==> flow/design.v <==
`timescale 1ns / 1ps
module debouncer(
   clk,       
   btn_in,
   btn_out
   );
   input clk;       
   input btn_in;
   output btn_out;
   reg r1, r2, r3;
   always @(posedge clk) begin
       r1 <= btn_in;
       r2 <= r1;
       r3 <= r2;
   end
   assign btn_out = r3;
endmodule
`timescale 1ns / 1ps
module clk5Hz(
    CLK,											 
    RST,											 
    CLKOUT										 
    );
	input CLK;
	input RST;
	output CLKOUT;
	reg CLKOUT;
	parameter cntEndVal = 24'h989680;
	reg [23:0] clkCount;
	always @(posedge CLK) begin
			if(RST == 1'b1) begin
					CLKOUT <= 1'b0;
					clkCount <= 24'h000000;
			end
			else begin
					if(clkCount == cntEndVal) begin
							CLKOUT <= ~CLKOUT;
							clkCount <= 24'h000000;
					end
					else begin
							clkCount <= clkCount + 1'b1;
					end
			end
	end
endmodule
`timescale 1ns / 1ps
module clk66kHZ(
        CLK,											 
    RST,											 
    CLKOUT,										 
    RISE,										 
    FALL										 
    );
	input CLK;
	input RST;
	output CLKOUT;
	output RISE;
	output FALL;
	reg CLKOUT;
	parameter cntEndVal = 10'b1011101110;
	reg [9:0] clkCount;
	assign RISE = ~RST & (clkCount == cntEndVal) & ~CLKOUT;
	assign FALL = ~RST & (clkCount == cntEndVal) & CLKOUT;
	always @(posedge CLK) begin
			if(RST == 1'b1) begin
					CLKOUT <= 1'b0;
					clkCount <= 10'b0000000000;
			end
			else begin
					if(clkCount == cntEndVal) begin
							CLKOUT <= ~CLKOUT;
							clkCount <= 10'b0000000000;
					end
					else begin
							clkCount <= clkCount + 1'b1;
					end
			end
	end
endmodule
`timescale 1ns / 1ps
module spiCtrl(
        CLK,
        EN,
        RST,
        sndRec,
        BUSY,
        DIN,
        RxData,
        SS,
        getByte,
        sndData,
        DOUT
    );
			input CLK;						 
			input EN;						 
			input RST;						 
			input sndRec;					 
			input BUSY;						 
			input [7:0] DIN;				 
			input [7:0] RxData;			 
			output SS;						 
			output getByte;				 
			output [7:0] sndData;		 
			output [39:0] DOUT;			 
			reg SS;
			reg getByte;
			reg [7:0] sndData;
			reg [39:0] DOUT;
			parameter [2:0] Idle = 3'd0,
								 Init = 3'd1,
								 Wait = 3'd2,
								 Check = 3'd3,
								 Done = 3'd4;
			reg [2:0] pState;
			reg [2:0] byteCnt;					 
			parameter byteEndVal = 3'd5;				 
			reg [39:0] tmpSR;		 
	always @(posedge CLK) begin
			if(RST == 1'b1) begin
					SS <= 1'b1;
					getByte <= 1'b0;
					sndData <= 8'h00;
					tmpSR <= 40'h0000000000;
					DOUT <= 40'h0000000000;
					byteCnt <= 3'd0;
					pState <= Idle;
			end
			else if(EN == 1'b1) begin
					case(pState)
								Idle : begin
										SS <= 1'b1;								 
										getByte <= 1'b0;						 
										sndData <= 8'h00;						 
										tmpSR <= 40'h0000000000;			 
										DOUT <= DOUT;							 
										byteCnt <= 3'd0;						 
										if(sndRec == 1'b1) begin
											pState <= Init;
										end
										else begin
											pState <= Idle;
										end
								end
								Init : begin
										SS <= 1'b0;								 
										getByte <= 1'b1;						 
										sndData <= DIN;						 
										tmpSR <= tmpSR;						 
										DOUT <= DOUT;							 
										if(BUSY == 1'b1) begin
												pState <= Wait;
												byteCnt <= byteCnt + 1'b1;	 
										end
										else begin
												pState <= Init;
										end
								end
								Wait : begin
										SS <= 1'b0;								 
										getByte <= 1'b0;						 
										sndData <= sndData;					 
										tmpSR <= tmpSR;						 
										DOUT <= DOUT;							 
										byteCnt <= byteCnt;					 
										if(BUSY == 1'b0) begin
												pState <= Check;
										end
										else begin
												pState <= Wait;
										end
								end
								Check : begin
										SS <= 1'b0;								 
										getByte <= 1'b0;						 
										sndData <= sndData;					 
										tmpSR <= {tmpSR[31:0], RxData};	 
										DOUT <= DOUT;							 
										byteCnt <= byteCnt;					 
										if(byteCnt == 3'd5) begin
												pState <= Done;
										end
										else begin
												pState <= Init;
										end
								end
								Done : begin
										SS <= 1'b1;							 
										getByte <= 1'b0;					 
										sndData <= 8'h00;					 
										tmpSR <= tmpSR;					 
										DOUT[39:0] <= tmpSR[39:0];		 
										byteCnt <= byteCnt;				 
										if(sndRec == 1'b0) begin
												pState <= Idle;
										end
										else begin
												pState <= Done;
										end
								end
								default : pState <= Idle;
						endcase
			end
	end
endmodule
`timescale 1ns / 1ps
module SPImode0(
    CLK,
    SCLKIN,
    RISE,
    FALL,
    RST,
    sndRec,
    DIN,
    MISO,
    MOSI,
    SCLK,
    BUSY,
    DOUT
    );
        input CLK;                         
        input SCLKIN;                      
        input RISE;                        
        input FALL;                        
        input RST;                         
        input sndRec;                     
        input [7:0] DIN;                 
        input MISO;                         
        output MOSI;                     
        output SCLK;                     
        output BUSY;                     
        output [7:0] DOUT;             
        wire MOSI;
        wire SCLK;
        wire [7:0] DOUT;
        reg BUSY;
        parameter [1:0] Idle = 2'd0,
                             Init = 2'd1,
                             RxTx = 2'd2,
                             Done = 2'd3;
        reg [4:0] bitCount;                             
        reg [7:0] rSR;                         
        reg [7:0] wSR;                         
        reg [1:0] pState;                     
        reg CE;                                         
        assign SCLK = (CE == 1'b1) ? SCLKIN : 1'b0;
        assign MOSI = wSR[7];
        assign DOUT = rSR;
        always @(posedge CLK) begin
                if(RST == 1'b1) begin
                        wSR <= 8'h00;
                end
                else if(FALL == 1'b1) begin
                        case(pState)
                                Idle : begin
                                        wSR <= DIN;
                                end
                                Init : begin
                                        wSR <= wSR;
                                end
                                RxTx : begin
                                        if(CE == 1'b1) begin
                                                wSR <= {wSR[6:0], 1'b0};
                                        end
                                end
                                Done : begin
                                        wSR <= wSR;
                                end
                        endcase
                end
        end
        always @(posedge CLK) begin
                if(RST == 1'b1) begin
                        rSR <= 8'h00;
                end
                else if(RISE == 1'b1) begin
                        case(pState)
                                Idle : begin
                                        rSR <= rSR;
                                end
                                Init : begin
                                        rSR <= rSR;
                                end
                                RxTx : begin
                                        if(CE == 1'b1) begin
                                                rSR <= {rSR[6:0], MISO};
                                        end
                                end
                                Done : begin
                                        rSR <= rSR;
                                end
                        endcase
                end
        end
        always @(posedge CLK) begin
                if(RST == 1'b1) begin
                        CE <= 1'b0;                 
                        BUSY <= 1'b0;             
                        bitCount <= 4'h0;         
                        pState <= Idle;         
                end
                else if(FALL == 1'b1) begin
                        case (pState)
                            Idle : begin
                                    CE <= 1'b0;                 
                                    BUSY <= 1'b0;             
                                    bitCount <= 4'd0;         
                                    if(sndRec == 1'b1) begin
                                        pState <= Init;
                                    end
                                    else begin
                                        pState <= Idle;
                                    end
                            end
                            Init : begin
                                    BUSY <= 1'b1;             
                                    bitCount <= 4'h0;         
                                    CE <= 1'b0;                 
                                    pState <= RxTx;         
                            end
                            RxTx : begin
                                    BUSY <= 1'b1;                         
                                    bitCount <= bitCount + 1'b1;     
                                    if(bitCount >= 4'd8) begin
                                            CE <= 1'b0;
                                    end
                                    else begin
                                            CE <= 1'b1;
                                    end
                                    if(bitCount == 4'd8) begin
                                            pState <= Done;
                                    end
                                    else begin
                                            pState <= RxTx;
                                    end
                            end
                            Done : begin
                                    CE <= 1'b0;             
                                    BUSY <= 1'b1;         
                                    bitCount <= 4'd0;     
                                    pState <= Idle;
                            end
                            default : pState <= Idle;
                        endcase
                end
        end
endmodule
`timescale 1ns / 1ps
module PmodJSTK(
        CLK,
			RST,
			sndRec,
			DIN,
			MISO,
			SS,
			SCLK,
			MOSI,
			DOUT
    );
			input CLK;						 
			input RST;						 
			input sndRec;					 
			input [7:0] DIN;				 
			input MISO;						 
			output SS;						 
			output SCLK;					 
			output MOSI;					 
			output [39:0] DOUT;			 
			wire SS;
			wire SCLK;
			wire MOSI;
			wire [39:0] DOUT;
			wire getByte;									 
			wire [7:0] sndData;							 
			wire [7:0] RxData;							 
			wire BUSY;										 
			wire iSCLK_rise;								 
			wire iSCLK_fall;								 
			wire iSCLK;										 
			spiCtrl SPI_Ctrl(
					.CLK(CLK),
					.EN(iSCLK_fall),
					.RST(RST),
					.sndRec(sndRec),
					.BUSY(BUSY),
					.DIN(DIN),
					.RxData(RxData),
					.SS(SS),
					.getByte(getByte),
					.sndData(sndData),
					.DOUT(DOUT)
			);
			SPImode0 SPI_Int(
					.CLK(CLK),
					.SCLKIN(iSCLK),
					.RISE(iSCLK_rise),
					.FALL(iSCLK_fall),
					.RST(RST),
					.sndRec(getByte),
					.DIN(sndData),
					.MISO(MISO),
					.MOSI(MOSI),
					.SCLK(SCLK),
					.BUSY(BUSY),
					.DOUT(RxData)
			);
			clk66kHZ SerialClock(
					.CLK(CLK),
					.RST(RST),
					.CLKOUT(iSCLK),
					.RISE(iSCLK_rise),
					.FALL(iSCLK_fall)
			);
endmodule
`timescale 1ns / 1ps
module VGAdriver(
    input clk,    
    input reset,         
    output video_on,     
    output hsync,        
    output vsync,        
    output p_tick,       
    output [9:0] x,      
    output [9:0] y       
    );
    parameter HD = 640;              
    parameter HF = 48;               
    parameter HB = 16;               
    parameter HR = 96;               
    parameter HMAX = HD+HF+HB+HR-1;  
    parameter VD = 480;              
    parameter VF = 10;               
    parameter VB = 33;               
    parameter VR = 2;                
    parameter VMAX = VD+VF+VB+VR-1;  
	reg  [1:0] r_25MHz;
	wire w_25MHz;
	always @(posedge clk)
		if(reset)
		  r_25MHz <= 0;
		else
		  r_25MHz <= r_25MHz + 1;
	assign w_25MHz = (r_25MHz == 0) ? 1 : 0;  
    reg [9:0] h_count_reg, h_count_next;
    reg [9:0] v_count_reg, v_count_next;
    reg v_sync_reg, h_sync_reg;
    wire v_sync_next, h_sync_next;
    always @(posedge clk)
        if(reset) begin
            v_count_reg <= 0;
            h_count_reg <= 0;
            v_sync_reg  <= 1'b0;
            h_sync_reg  <= 1'b0;
        end
        else begin
            v_count_reg <= v_count_next;
            h_count_reg <= h_count_next;
            v_sync_reg  <= v_sync_next;
            h_sync_reg  <= h_sync_next;
        end
    always @(posedge clk)                            
        if(reset)
            h_count_next <= 0;
        else if(w_25MHz)
            if(h_count_reg == HMAX)                  
                h_count_next <= 0;
            else
                h_count_next <= h_count_reg + 1;         
    always @(posedge clk)
        if(reset)
            v_count_next <= 0;
        else if(w_25MHz)
            if(h_count_reg == HMAX)                  
                if((v_count_reg == VMAX))            
                    v_count_next <= 0;
                else
                    v_count_next <= v_count_reg + 1;
    assign h_sync_next = (h_count_reg >= (HD+HB) && h_count_reg <= (HD+HB+HR-1));
    assign v_sync_next = (v_count_reg >= (VD+VB) && v_count_reg <= (VD+VB+VR-1));
    assign video_on = (h_count_reg < HD) && (v_count_reg < VD);  
    assign hsync  = h_sync_reg;
    assign vsync  = v_sync_reg;
    assign x      = h_count_reg;
    assign y      = v_count_reg;
    assign p_tick = w_25MHz;
endmodule
`timescale 1ns / 1ps
`timescale 1ns / 1ps
module pixelGenerator(
    clk, reset, up, down, video_on, x, y, switch, posdata, score, pause,
    rgb
    );
    input clk;  
    input reset;    
    input up;
    input down;
    input video_on;
    input [9:0] x;
    input [9:0] y;
    input [9:0] posdata;
    input switch;
    input pause;
    output reg score;
    output reg [11:0] rgb;
        parameter X_MAX = 639;
        parameter Y_MAX = 479;
        wire refresh_tick;
        assign refresh_tick = ((y == 481) && (x == 0)) ? 1 : 0;  
        parameter X_WALL_L = 32;    
        parameter X_WALL_R = 39;     
        parameter X_PAD_L = 600;
        parameter X_PAD_R = 603;     
        wire [9:0] y_pad_t, y_pad_b;
        parameter PAD_HEIGHT = 72;   
        reg [9:0] y_pad_reg, y_pad_next;
        parameter PAD_VELOCITY = 3;      
        parameter BALL_SIZE = 8;
        wire [9:0] x_ball_l, x_ball_r;
        wire [9:0] y_ball_t, y_ball_b;
        reg [9:0] y_ball_reg, x_ball_reg;
        wire [9:0] y_ball_next, x_ball_next;
        reg [9:0] x_delta_reg, x_delta_next;
        reg [9:0] y_delta_reg, y_delta_next;
        parameter BALL_VELOCITY_POS = 2;
        parameter BALL_VELOCITY_NEG = -2;
        wire [2:0] rom_addr, rom_col;    
        reg [7:0] rom_data;              
        wire rom_bit;                    
        always @(posedge clk)
            if(reset) begin
                y_pad_reg <= 0;
                x_ball_reg <= 10'd320;           
                y_ball_reg <= 10'd240;
                x_delta_reg <= 10'h002;
                y_delta_reg <= 10'h002;
            end else if(pause) begin
                y_pad_reg <= y_pad_reg;
                x_ball_reg <= x_ball_reg;
                y_ball_reg <= y_ball_reg;
                x_delta_reg <= x_delta_reg;
                y_delta_reg <= y_delta_reg;
            end else begin
                y_pad_reg <= y_pad_next;
                x_ball_reg <= x_ball_next;
                y_ball_reg <= y_ball_next;
                x_delta_reg <= x_delta_next;
                y_delta_reg <= y_delta_next;
            end
        always @*
            case(rom_addr)
                3'b000 :    rom_data = 8'b00111100;  
                3'b001 :    rom_data = 8'b01111110;  
                3'b010 :    rom_data = 8'b11111111;  
                3'b011 :    rom_data = 8'b11111111;  
                3'b100 :    rom_data = 8'b11111111;  
                3'b101 :    rom_data = 8'b11111111;  
                3'b110 :    rom_data = 8'b01111110;  
                3'b111 :    rom_data = 8'b00111100;  
            endcase
        wire wall_on, pad_on, sq_ball_on, ball_on;
        wire [11:0] wall_rgb, pad_rgb, ball_rgb, bg_rgb;
        assign wall_on = ((X_WALL_L <= x) && (x <= X_WALL_R)) ? 1 : 0;
        assign wall_rgb = 12'hAAA;       
        assign pad_rgb = 12'hAAA;        
        assign ball_rgb = 12'hFFF;       
        assign bg_rgb = 12'h111;        
        assign y_pad_t = y_pad_reg;                              
        assign y_pad_b = y_pad_t + PAD_HEIGHT - 1;               
        assign pad_on = (X_PAD_L <= x) && (x <= X_PAD_R) &&      
                        (y_pad_t <= y) && (y <= y_pad_b);
                always @* begin
                    if(switch == 1) begin
                    y_pad_next = y_pad_reg;      
                    if(refresh_tick)
                        if(up & (y_pad_t > PAD_VELOCITY))
                            y_pad_next = y_pad_reg - PAD_VELOCITY;
                        else if(down & (y_pad_b < (Y_MAX - PAD_VELOCITY))) 
                           y_pad_next = y_pad_reg + PAD_VELOCITY;
                    end else begin
                        y_pad_next = y_pad_reg;      
                        if(refresh_tick)
                            if((posdata > 10'd530) & (y_pad_t > PAD_VELOCITY))
                                y_pad_next = y_pad_reg - PAD_VELOCITY; 
                            else if((posdata < 10'd500) & (y_pad_b < (Y_MAX - PAD_VELOCITY)))
                                y_pad_next = y_pad_reg + PAD_VELOCITY;
                    end
                end
                assign x_ball_l = x_ball_reg;
                assign y_ball_t = y_ball_reg;
                assign x_ball_r = x_ball_l + BALL_SIZE - 1;
                assign y_ball_b = y_ball_t + BALL_SIZE - 1;
                assign sq_ball_on = (x_ball_l <= x) && (x <= x_ball_r) &&
                                    (y_ball_t <= y) && (y <= y_ball_b);
                assign rom_addr = y[2:0] - y_ball_t[2:0];    
                assign rom_col = x[2:0] - x_ball_l[2:0];     
                assign rom_bit = rom_data[rom_col];          
                assign ball_on = sq_ball_on & rom_bit;       
                assign x_ball_next = (refresh_tick) ? x_ball_reg + x_delta_reg : x_ball_reg;
                assign y_ball_next = (refresh_tick) ? y_ball_reg + y_delta_reg : y_ball_reg;    
                always @* begin
                    score = 1'b0;
                    x_delta_next = x_delta_reg;
                    y_delta_next = y_delta_reg;
                    if(y_ball_t < 1)                                             
                        y_delta_next = BALL_VELOCITY_POS;                        
                    else if(y_ball_b > Y_MAX)                                    
                        y_delta_next = BALL_VELOCITY_NEG;                        
                    else if(x_ball_l <= X_WALL_R)                                
                        x_delta_next = BALL_VELOCITY_POS;                        
                    else if((X_PAD_L <= x_ball_r) && (x_ball_r <= X_PAD_R) &&
                            (y_pad_t <= y_ball_b) && (y_ball_t <= y_pad_b)) begin     
                        x_delta_next = BALL_VELOCITY_NEG;                        
                        score = 1'b1;
                        end
                end  
                always @*
                    if(~video_on)
                        rgb = 12'h000;       
                    else
                        if(wall_on)
                            rgb = wall_rgb;      
                        else if(pad_on)
                            rgb = pad_rgb;       
                        else if(ball_on)
                            rgb = ball_rgb;      
                        else
                            rgb = bg_rgb;        
            endmodule
`timescale 1ns / 1ps
module scorecounter(
   input clk,
   input reset,
   input d_inc, d_clr,
   output [3:0] dig0, dig1, dig2, dig3
   );
   reg [3:0] r_dig0, r_dig1, r_dig2, r_dig3;
   reg d_inc_q;      
   always @(posedge clk)
       if(reset)
           d_inc_q <= 1'b0;
       else
           d_inc_q <= d_inc;
   always @(posedge clk)
       if(reset) begin
           r_dig3 <= 0;
           r_dig2 <= 0;
           r_dig1 <= 0;
           r_dig0 <= 0;
       end else begin
            if(d_inc & ~d_inc_q) begin
                if (r_dig0 == 9 && r_dig1 == 9) begin
                            r_dig0 <= 0;
                            r_dig1 <= 0;
                            if (r_dig2 == 9 && r_dig3 == 9) begin
                                r_dig2 <= 4'b0;
                                r_dig3 <= 4'b0;
                            end
                            else if (r_dig2 == 9) begin
                                r_dig2 <= 4'b0;
                                r_dig3 <= r_dig3 + 4'b1;
                            end
                            else begin
                                r_dig2 <= r_dig2 + 4'b1;
                            end
                        end
                        else if (r_dig0 == 9) begin
                            r_dig0 <= 4'b0;
                            r_dig1 <= r_dig1 + 4'b1;
                        end
                        else begin
                            r_dig0 <= r_dig0 + 4'b1;
                        end
                    end 
            end
   assign dig0 = r_dig0;
   assign dig1 = r_dig1;
   assign dig2 = r_dig2;
   assign dig3 = r_dig3;
endmodule
`timescale 1ns / 1ps
module sevenSeg(
		CLK,
		RST,
		DIN1,
		DIN2,
		DIN3,
        DIN4,
		AN,
		SEG
   );
			input CLK;						 
			input RST;						 
			input [3:0] DIN1;				 
			input [3:0] DIN2;				 
			input [3:0] DIN3;				 
			input [3:0] DIN4;				 
			output [3:0] AN;				 
			output [6:0] SEG;				 
			reg [3:0] AN;
			reg [6:0] SEG;
			parameter cntEndVal = 16'hC350;
			reg [15:0] clkCount;
			reg DCLK;
			reg [1:0] CNT;
			wire [15:0] bcdData1;
			wire [15:0] bcdData2;
			reg [3:0] muxData;
			always @(*) begin
					if(RST == 1'b1) begin
							muxData = 4'b0000;
					end
					else begin
							case (CNT)
									2'b00 : muxData = DIN1;
									2'b01 : muxData = DIN2;
									2'b10 : muxData = DIN3;
									2'b11 : muxData = DIN4;
							endcase
					end
			end
			always @(posedge CLK) begin
					if(RST == 1'b1) begin
							SEG <= 7'b1000000;
					end
					else if(DCLK == 1'b1) begin
							case (muxData)
									4'h0 : SEG <= 7'b1000000;   
									4'h1 : SEG <= 7'b1111001;   
									4'h2 : SEG <= 7'b0100100;   
									4'h3 : SEG <= 7'b0110000;   
									4'h4 : SEG <= 7'b0011001;   
									4'h5 : SEG <= 7'b0010010;   
									4'h6 : SEG <= 7'b0000010;   
									4'h7 : SEG <= 7'b1111000;   
									4'h8 : SEG <= 7'b0000000;   
									4'h9 : SEG <= 7'b0010000;   
									default : SEG <= 7'b1111111;
							endcase
					end
			end
			always @(posedge CLK) begin
					if(RST == 1'b1) begin
							AN <= 4'b0000;
					end
					else if(DCLK == 1'b1) begin
							case (CNT)
									4'h0 : AN <= 4'b1110;   
									4'h1 : AN <= 4'b1101;   
									4'h2 : AN <= 4'b1011;   
									4'h3 : AN <= 4'b0111;   
									default : AN <= 4'b1111;
							endcase
					end
			end	
			always @(posedge CLK) begin
					if(RST == 1'b1)
							CNT <= 2'b00;
					else if(DCLK == 1'b1)
							CNT <= CNT + 1'b1;
			end
			always @(posedge CLK) begin
							if(RST == 1'b1) begin
									DCLK <= 1'b0;
									clkCount <= 16'h0000;
							end
							else if(clkCount == cntEndVal) begin
									DCLK <= 1'b1;
									clkCount <= 16'h0000;
							end
							else begin
									DCLK <= 1'b0;
									clkCount <= clkCount + 1'b1;
							end
			end
endmodule
`timescale 1ns / 1ps
module top(
        clk, reset, up, down, hsync, vsync, rgb, pmod_switch, pause_switch,
         MISO, SW, SS, MOSI, SCLK, LED, an, seg
    );
     input clk;
     input reset;
     input up;
     input down;
     input pmod_switch;
     input pause_switch;
     output hsync;
     output vsync;
     output [11:0] rgb;
     input MISO;					 
     input [2:0] SW;             
     output SS;                     
     output MOSI;                 
     output SCLK;                 
     output [2:0] LED;			 
     output [3:0] an;			 
     output [6:0] seg;             
     wire w_reset, w_up, w_down, w_vid_on, w_p_tick;
     wire [9:0] w_x, w_y;
     reg [11:0] rgb_reg;
     wire [11:0] rgb_next;
     wire SS;						 
     wire MOSI;                     
     wire SCLK;                     
     reg [2:0] LED;                 
     wire [3:0] an;                 
     wire [6:0] seg;             
     wire [7:0] sndData;
     wire sndRec;
     wire [39:0] jstkData;
     wire [9:0] posData;
     wire score;
     wire [3:0] dig0, dig1, dig2, dig3;
     reg d_inc, d_clr;
     PmodJSTK PmodJSTK_Int(
             .CLK(clk),
             .RST(reset),
             .sndRec(sndRec),
             .DIN(sndData),
             .MISO(MISO),
             .SS(SS),
             .SCLK(SCLK),
             .MOSI(MOSI),
             .DOUT(jstkData)
                 );
      clk5Hz genSndRec(
             .CLK(clk),
             .RST(reset),
             .CLKOUT(sndRec)
     );
      assign posData = {jstkData[25:24], jstkData[39:32]};
      assign sndData = {8'b100000, {SW[1], SW[2]}};
      always @(*) begin
              if(reset == 1'b1) begin
                      LED = 3'b000;
              end
              else begin
                      LED = {jstkData[1], {jstkData[2], jstkData[0]}};
              end
      end
     VGAdriver vga(.clk(clk), .reset(w_reset), .video_on(w_vid_on), .hsync(hsync), .vsync(vsync), .p_tick(w_p_tick), .x(w_x), .y(w_y));
     pixelGenerator pg(.clk(clk), .reset(w_reset), .up(w_up), .down(w_down),.video_on(w_vid_on), .x(w_x), .y(w_y), .switch(pmod_switch), .posdata(posData), .score(score), .pause(pause_switch), .rgb(rgb_next));
     debouncer btReset(.clk(clk), .btn_in(reset), .btn_out(w_reset));
     debouncer btnU(.clk(clk), .btn_in(up), .btn_out(w_up));
     debouncer btnD(.clk(clk), .btn_in(down), .btn_out(w_down));
     scorecounter gs(.clk(clk), .reset(reset), .d_inc(d_inc), .d_clr(d_clr), .dig0(dig0), .dig1(dig1), .dig2(dig2), .dig3(dig3));
     sevenSeg display(
                              .CLK(clk),
                              .RST(reset),
                              .DIN1(dig0),
                              .DIN2(dig1),
                              .DIN3(dig2),
                              .DIN4(dig3),
                              .AN(an),
                              .SEG(seg)
                      );
      always @(*) begin
            d_clr = 1'b0; 
            d_inc = 1'b0;
            if(score)
                d_inc = 1'b1;
      end                
     always @(posedge clk)
         if(w_p_tick)
             rgb_reg <= rgb_next;
     assign rgb = rgb_reg;
endmodule
* Step by step through the tools: top
What the tools print for top, step after step.
Lines are those of the file above, counted from 1.
Operators carry their Yosys type and port widths (W data, S select, Z words).
Cell names lack the library's common part.
The mark - stands for no value.
- Top module :: top
- Clock :: clk
- Standard-cell library :: sky130hd
- Timing corner :: tt_025C_1v80

* Word level
Source: Yosys, flattened and elaborated, memories not mapped. Widths are those after wreduce. Registers that Yosys merges into a memory's read port (data or address) are not register bits. Print and check cells do not count. Equal cells are merged and count once.
Memory sizes are those after Yosys's memory passes, which may raise the word count (mostly to a power of two), join words into wider ones and drop unused or constant bits.
- Register bits after elaboration :: 312
- Bits in read-only memories :: 144
- Clocked read ports x word width :: 7
- Memory cells :: 2
- Input port bits :: 10
- Output and inout bits :: 31
- Elaborated cells :: 263
- Add/subtract/negate cells :: 25
- Order comparisons :: 28
- Equal/unequal tests :: 25
- Shifts and indexed selects :: 1
- Multiplexer cells :: 59
- Bitwise operators :: 17
- Reductions and logical operators :: 57
** Memory list
- (name not given) :: words 16, width 7, read ports 1, wr ports 0, line 725 : case (muxData)
- (name not given) :: words 8, width 4, read ports 1, wr ports 0, line 549 : case(rom_addr)
** Operators by type and width (number)
- $mux W10 :: 13
- $le A10 B10 Y1 :: 8
- $pmux W40 S2 :: 1
- $le A10 B10 Y1 const B :: 4
- $mux W12 :: 3
- $mux W4 :: 9
- $pmux W8 S2 :: 2
- $pmux W4 S4 :: 2
- $add A10 B1 Y10 const B :: 3
- $sub A10 B1 Y10 const B :: 3
- $eq A10 B10 Y1 const B :: 3
- $lt A10 B9 Y1 const B :: 3
- $add A24 B1 Y24 const B :: 1
- $eq A24 B24 Y1 const B :: 1
- $add A10 B10 Y10 :: 2
- $le A10 B10 Y1 const A :: 2
- $ge A10 B10 Y1 const B :: 2
- $add A10 B4 Y10 const B :: 2
- $le A10 B6 Y1 const B :: 2
- $reduce_and A2 Y1 :: 10
- $reduce_bool A2 Y1 :: 10
- $logic_and A1 B1 Y1 :: 16
- $add A16 B1 Y16 const B :: 1
- $eq A16 B16 Y1 const B :: 1
- $add A4 B1 Y4 const B :: 4
- $eq A4 B4 Y1 const B :: 4
- $pmux W3 S5 :: 1
- $mux W1 :: 15
Not listed: further kinds 42, cells in them 84.

* Depth
Yosys ltp: most cells in a row. Word level: on the elaborated netlist, between registers, memories and ports. Mapped: between sequential cells and ports; inverters and the memories' decode and read muxes count.
- Depth after elaboration :: 13
- ABC_AREA :: 1
- Mapped depth :: 20
- Depth with buffers taken out :: 18

* Synthesis result
The flow's flattened synthesis, as Yosys stat reports it; memories are mapped. The netlist is that of the ABC_AREA named above (0 if unset); the other value can give another one.
- Standard cells after synthesis :: 1916
- Cell area after synthesis :: 14123.5 um^2
- Sequential area :: 5275.1 um^2
- Flip-flops :: 262
- Buffer cells :: 59
** Cells by type
- dfxtp_1 :: number 259, total area 5.18E+03 um^2
- ha_1 :: number 118, total area 1.48E+03 um^2
- nand2_1 :: number 345, total area 1.29E+03 um^2
- a21oi_1 :: number 184, total area 920.883 um^2
- inv_1 :: number 244, total area 915.878 um^2
- nor2_1 :: number 191, total area 716.938 um^2
- o21ai_0 :: number 124, total area 620.595 um^2
- nand3_1 :: number 96, total area 480.461 um^2
- xor2_1 :: number 36, total area 315.302 um^2
- nor3_1 :: number 51, total area 255.245 um^2
- nand4_1 :: number 34, total area 212.704 um^2
- clkbuf_1 :: number 37, total area 138.883 um^2
- nand3_2 :: number 10, total area 100.096 um^2
- nor4_1 :: number 16, total area 100.096 um^2
- nor3b_1 :: number 13, total area 97.594 um^2
- edfxtp_1 :: number 3, total area 90.086 um^2
- buf_4 :: number 11, total area 82.579 um^2
- o31ai_1 :: number 11, total area 82.579 um^2
Not listed: further types 40, cells in them 133.

* Worst setup path after synthesis
Path of least setup slack by OpenSTA after synthesis, without wires, with an ideal clock, recovery checks aside; 20% of the period is set as input and as output delay. Where synthesis merged equal registers, the netlist keeps one of their names.
- Kind :: in2out
- Start :: in reset
- End :: out LED[0]
- Period :: 10.0 ns
- External input delay :: 2.000 ns
- Output delay :: 2.000 ns
- Launch time at the first pin :: 2.000 ns
- Arrival time :: 2.659 ns
- Required time :: 8.000 ns
- Path slack :: 5.341 ns
- Delay of the path :: 0.659 ns
- Stages on the path :: 3
- Path buffers :: 2
- Synthesis period reached :: 4.659 ns
"delay of the path" is the arrival time less input delay plus setup time.
At an output port there is no setup time.
"stages on the path": output pins that drive a net of the path, with the launching flip-flop's if there is one; two outputs of one cell count as two.
"synthesis period reached" = period - worst setup slack (recovery checks aside). The figure is calculated, with input and output delays left at 20% of the set period.
Between the ends stands the longest chain of elaborated cells between them, by number of cells; it is not shown to be the way that was timed. Of several equally long chains one is given.
Each line given opens the expression or statement behind the cell; cells for indexed reads and writes are added by Yosys, which also makes memories of some case tables.
- Path through :: clkbuf_1 -> buf_1 -> nor2_1
- Length of the longest elaborated chain :: 1
- Elaborated cells on any way between the ends :: 1
- RTL lines with such cells :: 1
- Those cells by class :: mux (1)
** Ends and longest elaborated chain, after synthesis
- start, declared :: line 781 : input reset;
- $mux W3 :: line 833 : if(reset == 1'b1) begin
- end, declared :: line 794 : output [2:0] LED;

* Timing after layout
From the final timing report of run 2: the path of least setup slack in the routed layout; clock arrival at registers is part of the times.
- Kind :: in2out
- Start :: in reset
- End :: out LED[1]
- Period :: 3.65 ns
- External input delay :: 0.73 ns
- Output delay :: 0.73 ns
- Launch time at the first pin :: 0.73 ns
- Arrival time :: 2.66 ns
- Required time :: 2.92 ns
- Path slack :: 0.26 ns
- Stages on the path :: 5
- Path buffers :: 4
Between the ends stands the longest chain of elaborated cells between them, by number of cells; it is not shown to be the way that was timed. Of several equally long chains one is given.
- Path through :: clkdlybuf4s50_1 -> clkbuf_2 -> buf_2 -> nor2_1 -> clkdlybuf4s50_1
- Length of the longest elaborated chain :: 1
- Elaborated cells on any way between the ends :: 1
- RTL lines with such cells :: 1
- Those cells by class :: mux (1)
** Ends and longest elaborated chain, after layout
- start, declared :: line 781 : input reset;
- $mux W3 :: line 833 : if(reset == 1'b1) begin
- end, declared :: line 794 : output [2:0] LED;

3 stored runs of top in the flow (synthesis by Yosys, layout by OpenROAD, sky130hd cells), in arbitrary order. Constraints: input delay and output delay 20% of the set period each, output load 0.01 pF.
"period achieved" = clock period - worst setup slack. The figure is calculated, with input and output delays left at 20% of the set period.

* Run 1
** Files
==> flow/run.sh <==
#!/bin/bash
# the make line also repeats the synthesis and layout settings of config.mk as NAME=value (left out here)
make -C /OpenROAD-flow-scripts/flow DESIGN_CONFIG=/design/flow/config.mk WORK_HOME=/design/flow/orfs CLKGATE_MAP_FILE= finish
==> flow/config.mk <==
export PLATFORM = sky130hd
export DESIGN_NAME = top
export DESIGN_NICKNAME = top
export VERILOG_FILES = /design/flow/design.v
export SDC_FILE = /design/flow/constraint.sdc
export NUM_CORES = 4
export LEC_CHECK = 0
export ABC_AREA = 1
export CAP_MARGIN = 10
export CELL_PAD_IN_SITES_DETAIL_PLACEMENT = 2
export CELL_PAD_IN_SITES_GLOBAL_PLACEMENT = 3
export CORE_ASPECT_RATIO = 0.88
export CORE_MARGIN = 4
export CORE_UTILIZATION = 66
export CTS_CLUSTER_SIZE = 21
export GPL_ROUTABILITY_DRIVEN = 0
export GPL_TIMING_DRIVEN = 0
export HOLD_SLACK_MARGIN = 0.08
export MAX_ROUTING_LAYER = met5
export MIN_ROUTING_LAYER = met2
export PLACE_DENSITY_LB_ADDON = 0.0
export SETUP_SLACK_MARGIN = -0.19
export SLEW_MARGIN = 0
==> flow/constraint.sdc <==
create_clock -name core_clock -period 4.34 [get_ports {clk}]
set_input_delay 0.8680 -clock core_clock [delete_from_list [all_inputs] [get_ports {clk}]]
set_output_delay 0.8680 -clock core_clock [all_outputs]
set_load 0.01 [all_outputs]
** Results
Stopped before the end: placement reported FLW-0024.

* Run 2
** Files
==> flow/run.sh <==
#!/bin/bash
# the make line also repeats the synthesis and layout settings of config.mk as NAME=value (left out here)
make -C /OpenROAD-flow-scripts/flow DESIGN_CONFIG=/design/flow/config.mk WORK_HOME=/design/flow/orfs CLKGATE_MAP_FILE= finish
==> flow/config.mk <==
export PLATFORM = sky130hd
export DESIGN_NAME = top
export DESIGN_NICKNAME = top
export VERILOG_FILES = /design/flow/design.v
export SDC_FILE = /design/flow/constraint.sdc
export NUM_CORES = 4
export LEC_CHECK = 0
export ABC_AREA = 1
export CAP_MARGIN = 20
export CELL_PAD_IN_SITES_GLOBAL_PLACEMENT = 1
export CORE_MARGIN = 2
export CORE_UTILIZATION = 46
export CTS_CLUSTER_DIAMETER = 307
export CTS_CLUSTER_SIZE = 61
export GPL_TIMING_DRIVEN = 0
export HOLD_SLACK_MARGIN = 0.06
export PLACE_DENSITY_LB_ADDON = 0.07
export SLEW_MARGIN = 20
export TNS_END_PERCENT = 15
==> flow/constraint.sdc <==
create_clock -name core_clock -period 3.65 [get_ports {clk}]
set_input_delay 0.7300 -clock core_clock [delete_from_list [all_inputs] [get_ports {clk}]]
set_output_delay 0.7300 -clock core_clock [all_outputs]
set_load 0.01 [all_outputs]
** Results
- Area of the synthesized netlist :: 14123.5 um^2
- Die size :: 32121.6 um^2
- Standard-cell area of the final layout :: 15339.7 um^2
- Final utilization :: 50.4 %
- Worst setup slack after layout :: 0.258 ns
- Worst hold slack after layout :: 0.350 ns
- Period achieved :: 3.392 ns

* Run 3
** Files
==> flow/run.sh <==
#!/bin/bash
# the make line also repeats the synthesis and layout settings of config.mk as NAME=value (left out here)
make -C /OpenROAD-flow-scripts/flow DESIGN_CONFIG=/design/flow/config.mk WORK_HOME=/design/flow/orfs CLKGATE_MAP_FILE= finish
==> flow/config.mk <==
export PLATFORM = sky130hd
export DESIGN_NAME = top
export DESIGN_NICKNAME = top
export VERILOG_FILES = /design/flow/design.v
export SDC_FILE = /design/flow/constraint.sdc
export NUM_CORES = 4
export LEC_CHECK = 0
export CAP_MARGIN = 20
export CORE_MARGIN = 2
export CORE_UTILIZATION = 51
export SLEW_MARGIN = 20
==> flow/constraint.sdc <==
create_clock -name core_clock -period 5.12 [get_ports {clk}]
set_input_delay 1.0240 -clock core_clock [delete_from_list [all_inputs] [get_ports {clk}]]
set_output_delay 1.0240 -clock core_clock [all_outputs]
set_load 0.01 [all_outputs]
** Results
- Area of the synthesized netlist :: 13997.2 um^2
- Die size :: 28786.2 um^2
- Standard-cell area of the final layout :: 15582.4 um^2
- Final utilization :: 57.8 %
- Worst setup slack after layout :: 0.814 ns
- Worst hold slack after layout :: 0.326 ns
- Period achieved :: 4.306 ns
